==> flow/design.v <==
module ExtendMUX(
	 input[23:0] in,
	 input[1:0] ImmSrc,
	 output reg[31:0] ExtImm
	 );
	integer i;
	always @ (*)
	begin
		case(ImmSrc)
		2'b00:  
		begin
			ExtImm[7:0] = in[7:0];
			for(i=8;i<32;i=i+1)
				ExtImm[i] = in[7];
		end
		2'b01: 
		begin
			ExtImm[11:0] = in[11:0];
			for(i=12;i<32;i=i+1)
				ExtImm[i] = 'b0;
		end
		2'b10:  
		begin
			ExtImm[1:0] = 2'b00;
			ExtImm[25:2] = in[23:0];
			for(i=26;i<32;i=i+1)
				ExtImm[i] = in[23];
		end
		default:
			ExtImm = 'h00000000;
		endcase
	end
endmodule
module RegisterFile(
	input clk,
	input reset,
	input we,
	input RegSrcW,
	input[1:0] RegSrc,
	input[3:0] addr1,
	input[3:0] addr2,
	input[3:0] addr3,
	input[3:0] waddr,
	input[31:0] wdata,
	input[31:0] pcin,
	output reg[31:0] data1,
	output reg[31:0] data2,
	output reg[31:0] data3,
	output[31:0] pcout
	);
	reg[31:0] registers[15:0];
	integer idx;
	assign pcout = registers[15] + 32'd4;
	always @ (negedge clk)
	begin
		if (reset)
		begin
			for(idx=0; idx<=15; idx=idx+1) begin
				registers[idx] <= 'h00000000;
			end
		end
		else
		  begin
			if(we)
					registers[waddr] <= wdata;
		    if (RegSrcW == 1'b1) registers[15] <= pcin;
			else if (waddr != 4'b1111)
			    registers[15] <= pcin;	
		end
	end
	always @ (posedge clk)
	begin
		if (reset)
		begin
			data1 <= 'h00000000;
			data2 <= 'h00000000;
		end
		else
	    begin
			if (addr1 == 15) begin
				data1 <= registers[15] +32'd8;
			end
			else begin
				if(RegSrc[0] != 1'b1)
					data1 <= registers[addr1];
				else
					data1 <= registers[15] + 32'd8;
			end
			if (addr2 == 15) begin
				data2 <= registers[15] + 32'd8;
			end
			else
			begin
					data2 <= registers[addr2];
			end
			if (addr3 == 15) begin
				data3 <= registers[15] + 32'd8;
			end
			else begin
				data3 <= registers[addr3];
			end
		end
	end
endmodule
module armreduced(
	input clk,
	input reset,
	output[31:0] pc,
	input[31:0] inst,
	input nIRQ,
	output[3:0] be,
	output[31:0] memaddr,
	output memwrite,
	output memread,
	output[31:0] writedata,
	input[31:0] readdata
	);
	wire PCSrcD, PCSrcE, PCSrcM, PCSrcW;
	wire RegWriteD, RegWriteE, RegWriteM, RegWriteW;
	wire MemtoRegD, MemtoRegE, MemtoRegM, MemtoRegW;
	wire MemWriteD, MemWriteE, MemWriteM;
	wire [3:0] ALUControlD, ALUControlE;
	wire BranchD, BranchE, BranchTakenE;
	wire ALUSrcD, ALUSrcE;
	wire FlagWriteD, FlagWriteE;
	wire [1:0] ImmSrcD;
	wire [1:0] RegSrcD;
	wire [3:0] condE;
	wire condEx;
	wire [3:0] NZCV, FlagsE;
	wire newPCSrcE, newRegWriteE, newMemWriteE;
	wire [3:0] ALUFlags;
	wire InvalidRegD, InvalidRegE;
	wire StallF, StallD;
	wire FlushD, FlushE;
	wire FlushCtrlD;
	wire [1:0] ForwardAE, ForwardBE;
	wire[31:0] PCPlus4F, PCBranch;
	wire[31:0] NextPC;
	wire [31:0] PCF;
	wire [31:0] ResultW;
	assign be = 4'b1111;
	assign PCBranch = ALUResultE;
	assign NextPC = (BranchTakenE == 1'b1) ? PCBranch : (PCSrcW == 1'b1) ? ResultW : PCPlus4F;
	RegisterWBIF _RegisterWBIF(.clk(clk), .en(~StallF), .PC(NextPC), .PCF(PCF), .reset(reset));
	wire [31:0] instF;
	wire [31:0] instD;
	assign pc = PCF;
	assign PCPlus4F = PCF + 32'd4;
	RegisterIFID _RegisterIFID(.instF(inst), .clk(clk), .clr(FlushD), .en(~StallD), .instD(instD), .reset(reset));
	wire [1:0] OpcodeD;
	wire [3:0] ReadAddr1, ReadAddr2, WriteAddr, WA3D;
	wire [31:0] ReadData1, ReadData2, ReadData3;
	assign OpcodeD = instD[27:26];
	assign ReadAddr1 = instD[19:16];
	assign ReadAddr2 = (RegSrcD[1] == 1'b0) ? instD[3:0] : instD[15:12];
	assign WA3D = instD[15:12];
	ctrlSig _ctrlSig(.op(OpcodeD), .funct(instD[25:20]), .ALUOp(ALUControlD), .ImmSrc(ImmSrcD), .RegSrc(RegSrcD),  
		.PCSrc(PCSrcD), .RegWrite(RegWriteD), .MemWrite(MemWriteD), .MemtoReg(MemtoRegD), 
		.ALUSrc(ALUSrcD), .Svalue(FlagWriteD), .Branch(BranchD), .InvalidReg(InvalidRegD));
	wire newPCSrcD;
	assign newPCSrcD = (instD[15:12] == 4'b1111 && instD[24:21] == 4'b1101) ? 1'b1 : 1'b0;
	wire[31:0] pcoutD, pcoutE, pcoutM, pcoutW;	
	RegisterFile _RegisterFile(.clk(clk), .reset(reset), .we(RegWriteW), .RegSrcW(RegSrcW), .RegSrc(RegSrcD), 
		.addr1(ReadAddr1), .addr2(ReadAddr2), .addr3(WA3D), .waddr(WA3W), .wdata(ResultW), .pcin(PCF), 
		.data1(ReadData1), .data2(ReadData2), .data3(ReadData3), .pcout(pcoutD));
    wire IsReadAddr1_ValidD; 
    wire IsReadAddr2_ValidD;  
    assign IsReadAddr1_ValidD = ((instD[25:21] == 4'b1101 && OpcodeD == 2'b00) || BranchD)?  1'b0 : 1'b1;
    assign IsReadAddr2_ValidD = ( RegSrcD[1] == 1'b0 || (OpcodeD == 2'b01 && instD[20] == 1'b1 ) || (instD[25:21] ==4'b1101 &&
    OpcodeD == 2'b00)) ? 1'b1 : 1'b0;
	wire [31:0] ExtImmD;
	ExtendMUX _ExtendMUX(.in(instD[23:0]), .ImmSrc(ImmSrcD), .ExtImm(ExtImmD));
    wire RegSrcE;
	wire [1:0] OpcodeE;
    wire [3:0] ReadAddr1E, ReadAddr2E;
    wire [31:0] ReadData1E, ReadData2E;
    wire [3:0] WA3E, newWA3E;
    wire [31:0] ExtImmE;
	RegisterIDEXE _RegisterIDEXE(.ReadAddr1D(ReadAddr1), .ReadAddr2D(ReadAddr2), .OpcodeD(OpcodeD),
		.PCSrcD(newPCSrcD), .RegWriteD(RegWriteD), .MemtoRegD(MemtoRegD), .MemWriteD(MemWriteD),
        .ALUControlD(ALUControlD),.BranchD(BranchD),.ALUSrcD(ALUSrcD),.FlagWriteD(FlagWriteD),
		.CondD(instD[31:28]),.FlagsD(NZCV), .RegSrcD(RegSrcD[0]),
		.ReadData1D(ReadData1), .ReadData2D(ReadData2), .WriteAddress3D(WA3D),
		.ExtImmD(ExtImmD), .IsReadAddr1_ValidD(IsReadAddr1_ValidD), .IsReadAddr2_ValidD(IsReadAddr2_ValidD),
		.pcoutD(pcoutD), .clk(clk), .clr(FlushE), .reset(reset), .flushCtrlSig(FlushCtrlD),
        .ReadAddr1E(ReadAddr1E), .ReadAddr2E(ReadAddr2E), .OpcodeE(OpcodeE),
		.PCSrcE(PCSrcE),.RegWriteE(RegWriteE), .MemtoRegE(MemtoRegE),.MemWriteE(MemWriteE),
		.ALUControlE(ALUControlE),.BranchE(BranchE),.ALUSrcE(ALUSrcE), .FlagWriteE(FlagWriteE),
		.condE(condE),.FlagsE(FlagsE), .RegSrcE(RegSrcE),
		.ReadData1E(ReadData1E),.ReadData2E(ReadData2E),.WriteAddress3E(WA3E),
		.ExtImmE(ExtImmE), .IsReadAddr1_ValidE(IsReadAddr1_ValidE), .IsReadAddr2_ValidE(IsReadAddr2_ValidE), .pcoutE(pcoutE)
    );
	wire [31:0] WriteDataE, ALUResultE;
    wire [31:0] SrcAE,SrcBE; 
    wire IsReadAddr1_ValidE, IsReadAddr2_ValidE;
    assign  newWA3E = (BranchTakenE) ? 4'd14 : WA3E;
    assign SrcAE = (ForwardAE == 2'b00) ? ReadData1E : (ForwardAE == 2'b01) ? ResultW : ALUOutM;
    assign WriteDataE = (ForwardBE == 2'b00) ? ReadData2E :(ForwardBE == 2'b01) ? ResultW : ALUOutM;
    assign SrcBE = (ALUSrcE == 1'b0) ? WriteDataE : ExtImmE;
    ALU32bit _ALU32bit (.SrcA(SrcAE), .SrcB(SrcBE), .ALUOp(ALUControlE), .ALUResult(ALUResultE), .ALUFlags(ALUFlags));
	conditionUnit _conditionUnit(.FlagWriteE(FlagWriteE), .condE(condE), .FlagsE(FlagsE), .ALUFlags(ALUFlags), 
		.NZCV(NZCV), .condEx(condEx));
	assign BranchTakenE = BranchE & condEx;
    assign newPCSrcE = PCSrcE & condEx;
    assign newRegWriteE = RegWriteE & condEx;
    assign newMemWriteE = MemWriteE & condEx;
	wire [3:0] WA3M;
    wire [31:0] WriteDataM;
    wire [31:0] ALUOutM;
    wire RegSrcM;
    wire BranchTakenM, BranchTakenW;
    RegisterEXEMEM _RegisterEXEMEM(
		.PCSrcE(newPCSrcE),.RegWriteE(newRegWriteE),.MemtoRegE(MemtoRegE),.MemWriteE(newMemWriteE),
        .clk(clk), .reset(reset),
		.ALUResultE(ALUResultE),.WriteDataE(WriteDataE),.WA3E(newWA3E), .RegSrcE(RegSrcE), .pcoutE(pcoutE), .BranchTakenE(BranchTakenE), 
        .PCSrcM(PCSrcM), .RegWriteM(RegWriteM), .MemtoRegM(MemtoRegM), .MemWriteM(MemWriteM), 
        .WriteDataM(WriteDataM),.ALUOutM(ALUOutM), .WA3M(WA3M), .RegSrcM(RegSrcM), .pcoutM(pcoutM), .BranchTakenM(BranchTakenM));
	assign memaddr = ALUOutM;
    assign memread = 1'b1;  
    assign memwrite = MemWriteM;
    assign writedata = WriteDataM;
	wire [31:0] ReadDataW, ALUOutW;
	wire [3:0] WA3W;
	wire RegSrcW;
	RegisterMEMWB _RegisterMEMWB(
		.clk(clk),
		.reset(reset),
		.PCSrcM(PCSrcM),
		.RegWriteM(RegWriteM),
		.MemtoRegM(MemtoRegM),
		.ALUOutM(ALUOutM),
		.ReadDataM(readdata),
		.WA3M(WA3M),
		.RegSrcM(RegSrcM),
		.pcoutM(pcoutM),
		.BranchTakenM(BranchTakenM),
		.PCSrcW(PCSrcW),
		.RegWriteW(RegWriteW),
		.MemtoRegW(MemtoRegW),
		.ReadDataW(ReadDataW),
		.ALUOutW(ALUOutW),
		.WA3W(WA3W),
		.RegSrcW(RegSrcW),
		.pcoutW(pcoutW),
		.BranchTakenW(BranchTakenW));
	assign ResultW = (BranchTakenW) ? pcoutW : (MemtoRegW == 1'b1) ? ReadDataW : ALUOutW;
	StallforControlHazard _StallforControlHazard(.newPCSrcE(newPCSrcE), .PCSrcM(PCSrcM), .PCSrcW(PCSrcW), 
	 .BranchTakenE(BranchTakenE), .FlushD(FlushD), .FlushE(FlushE));
    StallforDataHazard _StallforDataHazard(
		.ReadRegister1(ReadAddr1), .ReadRegister2(ReadAddr2),.WriteRegisterE(WA3E),
		.OpcodeE(OpcodeE), .RegWriteE(RegWriteE), .BranchTakenE(BranchTakenE),
		.StallF(StallF),.StallD(StallD),.FlushCtrlD(FlushCtrlD), .IsReadAddr1_ValidE(IsReadAddr1_ValidE),
		.WriteRegisterW(WA3W), .RegWriteW(RegWriteW));
	ForwardforDataHazard _ForwardforDataHazard(
    	.ReadAddr1E(ReadAddr1E), .ReadAddr2E(ReadAddr2E),
		.WriteAddrM(WA3M),.regWriteM(RegWriteM),
    	.WriteAddrW(WA3W), .regWriteW(RegWriteW), 
		.ForwardAE(ForwardAE), .ForwardBE(ForwardBE),
		.IsReadAddr1_ValidE(IsReadAddr1_ValidE), 
        .IsReadAddr2_ValidE(IsReadAddr2_ValidE) 
		);
endmodule
module RegisterIFID(
    input [31:0] instF,
    input clk,
    input clr,
    input en,
    input reset,
    output reg [31:0] instD
);
    always @(negedge clk) begin
        if (clr)
            instD <= 32'd0;
        else if (reset)
            instD <= 32'd0;
        else if (en)
            instD <= instF;
        else 
            instD <= instD;
    end
endmodule
module RegisterIDEXE(
    input [3:0]ReadAddr1D,
    input [3:0]ReadAddr2D,
    input [1:0]OpcodeD,
    input PCSrcD,
    input RegWriteD,
    input MemtoRegD,
    input MemWriteD,
    input [3:0] ALUControlD,
    input BranchD,
    input ALUSrcD,
    input FlagWriteD,
    input [3:0] CondD,
    input [3:0] FlagsD,
    input RegSrcD,
    input [31:0] ReadData1D,
    input [31:0] ReadData2D,
    input [3:0] WriteAddress3D,
    input [31:0] ExtImmD,
    input flushCtrlSig,
    input InvalidRegD,
    input IsReadAddr1_ValidD,
    input IsReadAddr2_ValidD,
    input [31:0]pcoutD,
    input clk,
    input clr,
    input reset,
    output reg [3:0] ReadAddr1E,
    output reg [3:0] ReadAddr2E,
    output reg [1:0] OpcodeE,
    output reg PCSrcE,
    output reg RegWriteE,
    output reg MemtoRegE,
    output reg MemWriteE,
    output reg [3:0] ALUControlE,
    output reg BranchE,
    output reg ALUSrcE,
    output reg FlagWriteE,
    output reg [3:0] condE,
    output reg [3:0] FlagsE,
    output reg RegSrcE,
    output reg [31:0] ReadData1E,
    output reg [31:0] ReadData2E,
    output reg [3:0] WriteAddress3E,
    output reg [31:0] ExtImmE,
    output reg InvalidRegE,
    output reg IsReadAddr1_ValidE,
    output reg IsReadAddr2_ValidE,
    output reg [31:0] pcoutE
);
    always @(negedge clk) begin
        if (clr) begin
            ReadAddr1E <= 4'b0;
            ReadAddr2E <= 4'b0;
            OpcodeE <= 2'b0;
            PCSrcE <= 1'b0;
            RegWriteE <= 1'b0;
            MemtoRegE <= 1'b0;
            MemWriteE <= 1'b0;
            ALUControlE <= 4'b0000;
            BranchE <= 1'b0;
            ALUSrcE <= 1'b0;
            FlagWriteE <= 1'b0;
            condE <= 4'b0;
            RegSrcE <= 1'b0;
            ReadData1E <= 32'b0;
            ReadData2E <= 32'b0;
            WriteAddress3E <= 4'b0;
            ExtImmE <= 32'b0;
            InvalidRegE <= 1'b0;
            IsReadAddr1_ValidE <= 1'b0; 
            IsReadAddr2_ValidE <= 1'b0;
            pcoutE <= 32'b0;
            FlagsE <= 4'b0000;
        end
        else if (reset) begin
            ReadAddr1E <= 4'b0;
            ReadAddr2E <= 4'b0;
            OpcodeE <= 2'b0;
            PCSrcE <= 1'b0;
            RegWriteE <= 1'b0;
            MemtoRegE <= 1'b0;
            MemWriteE <= 1'b0;
            ALUControlE <= 4'b0000;
            BranchE <= 1'b0;
            ALUSrcE <= 1'b0;
            FlagWriteE <= 1'b0;
            condE <= 4'b0;
            RegSrcE <= 1'b0;
            FlagsE <= 4'b0;
            ReadData1E <= 32'b0;
            ReadData2E <= 32'b0;
            WriteAddress3E <= 4'b0;
            ExtImmE <= 32'b0;
            InvalidRegE <= 1'b0;
            IsReadAddr1_ValidE <= 1'b0; 
            IsReadAddr2_ValidE <= 1'b0;
            pcoutE <= 32'b0;
            FlagsE <= 4'b0000;
		end
        else begin
            if (flushCtrlSig == 1'b1) begin
                PCSrcE <= 1'b0;
                RegWriteE <= 1'b0;
                MemtoRegE <= 1'b0;
                MemWriteE <= 1'b0;
                ALUControlE <= 4'b0000;
                BranchE <= 1'b0;
                ALUSrcE <= 1'b0;
                FlagWriteE <= 1'b0;
                condE <= 4'b0;     
                RegSrcE <= 1'b0;
                InvalidRegE <= 1'b0;   
                IsReadAddr1_ValidE <= 1'b0; 
                IsReadAddr2_ValidE <= 1'b0;
            end
            else begin
                PCSrcE <= PCSrcD;
                RegWriteE <= RegWriteD;
                MemtoRegE <= MemtoRegD;
                MemWriteE <= MemWriteD;
                ALUControlE <= ALUControlD;
                BranchE <= BranchD;
                ALUSrcE <= ALUSrcD;
                FlagWriteE <= FlagWriteD;
                condE <= CondD;
                RegSrcE <= RegSrcD;
                InvalidRegE <= InvalidRegD;
                IsReadAddr1_ValidE <= IsReadAddr1_ValidD; 
                IsReadAddr2_ValidE <= IsReadAddr2_ValidD; 
            end
            ReadAddr1E <= ReadAddr1D;
            ReadAddr2E <= ReadAddr2D;
            OpcodeE <= OpcodeD;
            ReadData1E <= ReadData1D;
            ReadData2E <= ReadData2D;
            WriteAddress3E <= WriteAddress3D;
            ExtImmE <= ExtImmD;
            pcoutE <= pcoutD;
            FlagsE <= FlagsD;
        end
    end
endmodule
module RegisterEXEMEM(
   input PCSrcE,
   input RegWriteE,
   input MemtoRegE,
   input MemWriteE,
   input clk,
   input reset,
   input [31:0] ALUResultE,
   input [31:0] WriteDataE,
   input [3:0] WA3E,
   input RegSrcE,
   input [31:0]pcoutE,
   input BranchTakenE,
   output reg PCSrcM,
   output reg RegWriteM,
   output reg MemtoRegM,
   output reg MemWriteM,
   output reg [3:0] WA3M,
   output reg [31:0] WriteDataM,
   output reg [31:0] ALUOutM,
   output reg RegSrcM,
   output reg [31:0]pcoutM,
   output reg BranchTakenM
   );
   always @ (negedge clk) begin
      if (reset) begin
            PCSrcM <= 1'b0;
            RegWriteM <= 1'b0;
            MemtoRegM <= 1'b0;
            MemWriteM <= 1'b0;
            WA3M <= 4'b0;
            ALUOutM <= 32'b0;
            WriteDataM <= 32'b0;
            RegSrcM <= 1'b0;
            pcoutM <= 32'b0;
            BranchTakenM <= 1'b0;
      end
      else
            PCSrcM <= PCSrcE;
            RegWriteM <= RegWriteE;
            MemtoRegM <= MemtoRegE;
            MemWriteM <= MemWriteE;
            WA3M <= WA3E;
            ALUOutM <= ALUResultE;
            WriteDataM <= WriteDataE;
            RegSrcM <= RegSrcE;
            pcoutM <= pcoutE;
            BranchTakenM <= BranchTakenE;
      end
endmodule
module RegisterMEMWB(
   input clk,
   input reset,
   input PCSrcM,
   input RegWriteM,
   input MemtoRegM,
   input [31:0] ALUOutM,
   input [31:0] ReadDataM,
   input [3:0] WA3M,
   input RegSrcM,
   input [31:0]pcoutM,
   input BranchTakenM,
   output reg PCSrcW,
   output reg RegWriteW,
   output reg MemtoRegW,
   output reg [31:0]ReadDataW,
   output reg [31:0] ALUOutW,
   output reg [3:0] WA3W,
   output reg RegSrcW,
   output reg [31:0]pcoutW,
   output reg BranchTakenW
);
 always @ (negedge clk) begin
      if (reset) begin
            PCSrcW <= 1'b0;
            RegWriteW <= 1'b0;
            MemtoRegW <= 1'b0;
            ReadDataW <= 32'b0;
            ALUOutW <= 32'b0;
            WA3W <= 4'b0;
            RegSrcW <= 1'b0;
            pcoutW <= 32'b0;
            BranchTakenW <= 1'b0;
      end
      else
           PCSrcW <= PCSrcM;
           RegWriteW <= RegWriteM;
           MemtoRegW <= MemtoRegM;
           ReadDataW <= ReadDataM;
           ALUOutW <= ALUOutM;
           WA3W <= WA3M;
           RegSrcW <= RegSrcM;
           pcoutW <= pcoutM;
           BranchTakenW <= BranchTakenM;
      end
endmodule
module RegisterWBIF(
    input clk,
    input en,
    input [31:0] PC,
    input reset,
    output reg [31:0] PCF
);
    always @(negedge clk) begin
		if (reset)
			PCF <= 'h00000000;
        else if (en)
            PCF <= PC;
        else
            PCF <= PCF;
    end
endmodule
module StallforControlHazard(
    input newPCSrcE,
    input PCSrcM,
    input PCSrcW,
    input BranchTakenE,
    output reg FlushD,
    output reg FlushE
);
  always @(*) begin
    if (BranchTakenE == 1'b1) begin
       FlushD = 1'b1;
       FlushE = 1'b1;
    end
    else if (newPCSrcE == 1'b1 || PCSrcM == 1'b1 || PCSrcW == 1'b1) begin
       FlushD = 1'b1;
       FlushE = 1'b1;
    end
    else begin
       FlushD = 1'b0;
       FlushE = 1'b0;
    end
  end
endmodule
module StallforDataHazard(
    input [3:0] ReadRegister1,
    input [3:0] ReadRegister2,
    input [3:0] WriteRegisterE,
    input [3:0] WriteRegisterW,
    input [1:0] OpcodeE,
    input RegWriteE,
    input RegWriteW,
    input BranchTakenE,
    input IsReadAddr1_ValidE,
    output reg StallF,
    output reg StallD,
    output reg FlushCtrlD
);
    always @(*) begin
        if (RegWriteE == 1'b1 && OpcodeE == 2'b01 && (WriteRegisterE == ReadRegister1 || WriteRegisterE == ReadRegister2
    )) begin  
                StallF = 1;  
                StallD = 1;
                FlushCtrlD = 1;
          end
        else if (BranchTakenE == 1'b0 && RegWriteW == 1'b1 && (WriteRegisterW == ReadRegister1 || WriteRegisterW == ReadRegister2))
           begin StallF = 1; StallD = 1; FlushCtrlD = 1;
           end
        else begin
            StallF = 0;
            StallD = 0;
            FlushCtrlD = 0;
        end
    end
endmodule
module ForwardforDataHazard(
    input [3:0] ReadAddr1E,
    input [3:0] ReadAddr2E,
    input InvalidRegE,  
    input [3:0] WriteAddrM,
    input regWriteM,
    input [3:0] WriteAddrW,
    input regWriteW,
    input IsReadAddr1_ValidE, 
    input IsReadAddr2_ValidE, 
    output reg [1:0] ForwardAE,
    output reg [1:0] ForwardBE
);
    wire match1EM;
    wire match1EW;
    wire match2EM;
    wire match2EW;
    assign match1EM = (ReadAddr1E == WriteAddrM) ? 1'b1 : 1'b0;
    assign match1EW = (ReadAddr1E == WriteAddrW) ? 1'b1 : 1'b0;
    assign match2EM = (ReadAddr2E == WriteAddrM) ? 1'b1 : 1'b0;
    assign match2EW = (ReadAddr2E == WriteAddrW) ? 1'b1 : 1'b0;
    always @(*) begin
        begin
            if (match1EM && regWriteM)
                ForwardAE = 2'b10;
            else if (match1EW && regWriteW)
                ForwardAE = 2'b01;
            else
                ForwardAE = 2'b00;
        end
        begin
            if (match2EM && regWriteM)
                ForwardBE = 2'b10;
            else if (match2EW && regWriteW)
                ForwardBE = 2'b01;
            else
                ForwardBE = 2'b00;
        end
    end
endmodule
module ctrlSig(
	input [1:0] op,
	input [5:0] funct,
	output reg [3:0] ALUOp,
	output reg [1:0] ImmSrc,
	output reg [1:0] RegSrc,
	output reg PCSrc,
	output reg RegWrite,
	output reg MemWrite,
	output reg MemtoReg,
	output reg ALUSrc,
	output reg Svalue,
	output reg Branch,
	output reg InvalidReg
	);
	wire [3:0] cmd = funct[4:1];
	wire cmpOnly = (cmd[3:2] == 2'b10);
	always @ (*)
	begin
		ALUOp = 4'b0100;
		ImmSrc = 2'b00;
		RegSrc = 2'b00;
		PCSrc = 1'b0;
		RegWrite = 1'b0;
		MemWrite = 1'b0;
		MemtoReg = 1'b0;
		ALUSrc = 1'b0;
		Svalue = 1'b0;
		Branch = 1'b0;
		InvalidReg = 1'b0;
		case(op)
		2'b00:  
		begin
			ALUOp = cmd;
			ImmSrc = 2'b00;
			ALUSrc = funct[5];
			RegWrite = ~cmpOnly;
			Svalue = funct[0] | cmpOnly;
		end
		2'b01:  
		begin
			ALUOp = funct[3] ? 4'b0100 : 4'b0010;
			ImmSrc = 2'b01;
			ALUSrc = 1'b1;
			RegWrite = funct[0];
			MemtoReg = funct[0];
			MemWrite = ~funct[0];
			RegSrc = {~funct[0], 1'b0};
		end
		2'b10:  
		begin
			ALUOp = 4'b0100;
			ImmSrc = 2'b10;
			ALUSrc = 1'b1;
			RegSrc = 2'b01;
			Branch = 1'b1;
			RegWrite = funct[4];
		end
		default: ;
		endcase
	end
endmodule
module ALU32bit(
	input [31:0] SrcA,
	input [31:0] SrcB,
	input [3:0] ALUOp,
	output reg [31:0] ALUResult,
	output [3:0] ALUFlags
	);
	reg [32:0] sum;
	reg arith;
	reg [31:0] opA, opB;
	always @ (*)
	begin
		arith = 1'b0;
		opA = SrcA;
		opB = SrcB;
		sum = 33'd0;
		case(ALUOp)
		4'b0000, 4'b1000: ALUResult = SrcA & SrcB;        
		4'b0001, 4'b1001: ALUResult = SrcA ^ SrcB;        
		4'b0010, 4'b0110, 4'b1010:                        
		begin
			arith = 1'b1;
			opB = ~SrcB;
			sum = {1'b0, SrcA} + {1'b0, ~SrcB} + 33'd1;
			ALUResult = sum[31:0];
		end
		4'b0011, 4'b0111:                                 
		begin
			arith = 1'b1;
			opA = SrcB;
			opB = ~SrcA;
			sum = {1'b0, SrcB} + {1'b0, ~SrcA} + 33'd1;
			ALUResult = sum[31:0];
		end
		4'b0100, 4'b0101, 4'b1011:                        
		begin
			arith = 1'b1;
			sum = {1'b0, SrcA} + {1'b0, SrcB};
			ALUResult = sum[31:0];
		end
		4'b1100: ALUResult = SrcA | SrcB;                 
		4'b1101: ALUResult = SrcB;                        
		4'b1110: ALUResult = SrcA & ~SrcB;                
		default: ALUResult = ~SrcB;                       
		endcase
	end
	assign ALUFlags[3] = ALUResult[31];
	assign ALUFlags[2] = (ALUResult == 32'd0);
	assign ALUFlags[1] = arith & sum[32];
	assign ALUFlags[0] = arith & (opA[31] == opB[31]) & (ALUResult[31] != opA[31]);
endmodule
module conditionUnit(
	input FlagWriteE,
	input [3:0] condE,
	input [3:0] FlagsE,
	input [3:0] ALUFlags,
	output [3:0] NZCV,
	output reg condEx
	);
	wire N = FlagsE[3];
	wire Z = FlagsE[2];
	wire C = FlagsE[1];
	wire V = FlagsE[0];
	always @ (*)
	begin
		case(condE)
		4'b0000: condEx = Z;                  
		4'b0001: condEx = ~Z;                 
		4'b0010: condEx = C;                  
		4'b0011: condEx = ~C;                 
		4'b0100: condEx = N;                  
		4'b0101: condEx = ~N;                 
		4'b0110: condEx = V;                  
		4'b0111: condEx = ~V;                 
		4'b1000: condEx = C & ~Z;             
		4'b1001: condEx = ~C | Z;             
		4'b1010: condEx = (N == V);           
		4'b1011: condEx = (N != V);           
		4'b1100: condEx = ~Z & (N == V);      
		4'b1101: condEx = Z | (N != V);       
		default: condEx = 1'b1;               
		endcase
	end
	assign NZCV = (FlagWriteE & condEx) ? ALUFlags : FlagsE;
endmodule
## Step by step through the tools: armreduced

The steps from the RTL of armreduced to its reports follow in flow order.
Lines are those of the file above, counted from 1.
Operators: Yosys type, input widths -> output width; for muxes data width and select width s.
Cell names lack the library's common part.
A cell with - has no value.

| inputs | value |
|---|---|
| design top | armreduced |
| clock input | clk |
| library | sky130hd |
| corner | tt_025C_1v80 |

## Word level

Source: Yosys, flattened and elaborated, memories not mapped. Widths are those after wreduce. Print and check cells do not count. Equal cells are merged and count once.
Memory sizes are those after Yosys's memory passes, which may raise the word count (mostly to a power of two), join words into wider ones and drop unused or constant bits.

| cells by class | value |
|---|---|
| add/subtract/negate cells | 8 |
| multiply operators | 0 |
| div/mod/pow operators | 0 |
| magnitude comparators | 0 |
| equality and inequality tests | 53 |
| shift operators | 0 |
| muxes and demuxes | 79 |
| bitwise operators | 34 |
| reduce/logical cells | 34 |

Operators with widths:

| cell | count |
|---|---|
| $mux 32 | 22 |
| $pmux 32 s8 | 1 |
| $add 32x32->33 | 3 |
| $pmux 33 s3 | 1 |
| $eq 4x4->1 const B | 18 |
| $add 33x1->33 const B | 2 |
| $add 32x3->32 const B | 2 |
| $and 32x32->32 | 2 |
| $not 32->32 | 2 |
| $pmux 32 s2 | 1 |
| $or 32x32->32 | 1 |
| $xor 32x32->32 | 1 |
| $add 32x4->32 const B | 1 |
| $logic_not 32->1 | 1 |
| $eq 4x3->1 const B | 8 |
| $eq 4x4->1 | 8 |
| $pmux 1 s2 | 16 |
| $mux 1 | 21 |
| $mux 4 | 5 |
| $eq 4x2->1 const B | 4 |
| $reduce_or 2->1 | 7 |
| $pmux 1 s14 | 1 |
| $and 1x1->1 | 12 |
| $reduce_or 3->1 | 4 |
| $pmux 6 s2 | 1 |
| $pmux 1 s3 | 4 |
| $not 1->1 | 11 |
| $eq 2x1->1 const B | 5 |

Not listed: further kinds 16, cells in them 43.

| bit counts | value |
|---|---|
| bits in registers | 495 |
| latch bits | 0 |
| bits in writable memories | 512 |
| memory bits (read-only) | 0 |
| memories | 1 |
| input bits | 67 |
| output and inout port bits | 102 |
| cells after elaboration | 252 |

Memories:

| name | depth | width | line | text |
|---|---|---|---|---|
| _RegisterFile.registers | 16 | 32 | 51 | `reg[31:0] registers[15:0];` |

## Logic depth

Yosys ltp: most cells in a row. Word level: on the elaborated netlist, between registers, memories and ports. Mapped: between sequential cells and ports; inverters and the memories' decode and read muxes count.

| depth | value |
|---|---|
| depth after elaboration | 15 |
| ABC_AREA | 0 |
| mapped depth | 25 |
| gate-level depth less buffers | 22 |

## Synthesis result

The flow's flattened synthesis, as Yosys stat reports it; memories are mapped. The netlist is that of the ABC_AREA named above (0 if unset); the other value can give another one.

| mapped netlist | value |
|---|---|
| mapped cells | 5502 |
| synthesis area | 53057.1 sq um |
| sequential area | 25344.3 sq um |
| mapped flip-flops | 1010 |
| buffers | 443 |

Cells by type:

| cell type | count | total area (sq um) |
|---|---|---|
| edfxtp_1 | 512 | 1.54E+04 |
| dfxtp_1 | 498 | 9.97E+03 |
| mux4_2 | 174 | 3.92E+03 |
| nand2_1 | 793 | 2.98E+03 |
| nor2_1 | 794 | 2.98E+03 |
| ha_1 | 145 | 1814.24 |
| clkbuf_1 | 342 | 1.28E+03 |
| a21oi_1 | 247 | 1.24E+03 |
| o21ai_0 | 220 | 1.1E+03 |
| nand3_1 | 208 | 1.04E+03 |
| a211oi_1 | 115 | 863.328 |
| xnor2_1 | 91 | 797.014 |
| mux2i_1 | 70 | 700.672 |
| a311oi_1 | 70 | 613.088 |
| and2_1 | 91 | 569.296 |
| nor3_1 | 100 | 500.48 |
| inv_1 | 129 | 484.214 |
| and3_1 | 74 | 462.944 |

Not listed: further types 94, cells in them 829.
The figures by module come from a second, unflattened synthesis with its own total; it is not the netlist above.

| unflattened totals | value |
|---|---|
| cells (unflattened synthesis) | 5290 |
| area total of the unflattened synthesis | 60155.2 sq um |

Rows give one instance, submodules left out.

Modules:

| module | instances | cells | area (sq um) | seq. area (sq um) |
|---|---|---|---|---|
| RegisterFile | 1 | 2387 | 35018.6 | 17616.9 |
| ALU32bit | 1 | 1312 | 8529.4 | 0.0 |
| RegisterIDEXE | 1 | 369 | 4857.2 | 3303.2 |
| armreduced | 1 | 619 | 3877.5 | 0.0 |
| RegisterEXEMEM | 1 | 108 | 2139.6 | 2122.0 |
| RegisterMEMWB | 1 | 107 | 2119.5 | 2102.0 |
| RegisterWBIF | 1 | 104 | 1167.4 | 640.6 |
| RegisterIFID | 1 | 106 | 1159.9 | 640.6 |
| ExtendMUX | 1 | 60 | 360.3 | 0.0 |
| conditionUnit | 1 | 28 | 269.0 | 0.0 |
| ctrlSig | 1 | 31 | 222.7 | 0.0 |
| ForwardforDataHazard | 1 | 32 | 215.2 | 0.0 |
| StallforDataHazard | 1 | 25 | 203.9 | 0.0 |
| StallforControlHazard | 1 | 2 | 15.0 | 0.0 |

==> runs of armreduced <==
Below are 5 stored runs of the flow (Yosys, OpenROAD; platform sky130hd) on armreduced, each with its settings and what was measured, unordered. Constraints: input delay and output delay 20% of the set period each, output load 0.01 pF.
"total power after layout" is the tool's figure for a default switching activity; nothing was simulated.
A setting shown as n/a is not set for that run.
A result given as n/a is not shown for that run.

| name | job 1 | job 2 | job 3 | job 4 | job 5 |
|---|---|---|---|---|---|
| ABC_AREA | 0 | n/a | n/a | n/a | n/a |
| CAP_MARGIN | 0 | 20 | 20 | 20 | 20 |
| CELL_PAD_IN_SITES_DETAIL_PLACEMENT | 2 | 0 | n/a | n/a | n/a |
| CELL_PAD_IN_SITES_GLOBAL_PLACEMENT | 3 | 3 | 3 | n/a | n/a |
| CORE_ASPECT_RATIO | 0.52 | 1.62 | n/a | n/a | n/a |
| CORE_MARGIN | 4 | 2 | 6 | 3 | 2 |
| CORE_UTILIZATION | 49 | 31 | 40 | 18 | 40 |
| CTS_CLUSTER_SIZE | 48 | n/a | 66 | n/a | n/a |
| GPL_ROUTABILITY_DRIVEN | 1 | n/a | n/a | n/a | n/a |
| GPL_TIMING_DRIVEN | 0 | n/a | n/a | n/a | n/a |
| MIN_ROUTING_LAYER | met2 | n/a | met2 | n/a | n/a |
| PLACE_DENSITY | 0.54 | n/a | n/a | n/a | n/a |
| SETUP_SLACK_MARGIN | -1.15 | 1.71 | n/a | n/a | n/a |
| SLEW_MARGIN | 20 | 30 | 20 | 20 | 20 |
| TNS_END_PERCENT | 95 | n/a | n/a | n/a | n/a |
| period_ns | 20.0 | 24.6 | 9.33 | 21.4 | 14.0 |
| CTS_CLUSTER_DIAMETER | n/a | 291 | n/a | n/a | n/a |
| PLACE_DENSITY_LB_ADDON | n/a | 0.04 | 0.26 | 0.17 | n/a |
| MAX_ROUTING_LAYER | n/a | n/a | met4 | n/a | n/a |
| final design utilization (%) | n/a | 38.0 | 49.3 | 23.1 | 48.4 |
| worst hold slack in the final report (ns) | n/a | 0.313 | 0.307 | 0.303 | 0.310 |
| sum of negative setup slack (ns) | n/a | 0.000 | 0.000 | 0.000 | 0.000 |
| lowest setup slack (ns) | n/a | 4.776 | 0.100 | 3.668 | 1.837 |
| standard-cell area after layout (sq um) | n/a | 64655.8 | 64787.1 | 67404.6 | 63742.4 |
| area inside the die boundary (sq um) | n/a | 174573.0 | 141526.0 | 301313.0 | 135571.0 |
| total power after layout (µW) | n/a | 5680 | 15364 | 6874 | 9857 |
| chip area after synthesis (Yosys) (sq um) | n/a | 53057.1 | 53057.1 | 53057.1 | 53057.1 |

Job 1: unfinished; error GPL-0301 in placement
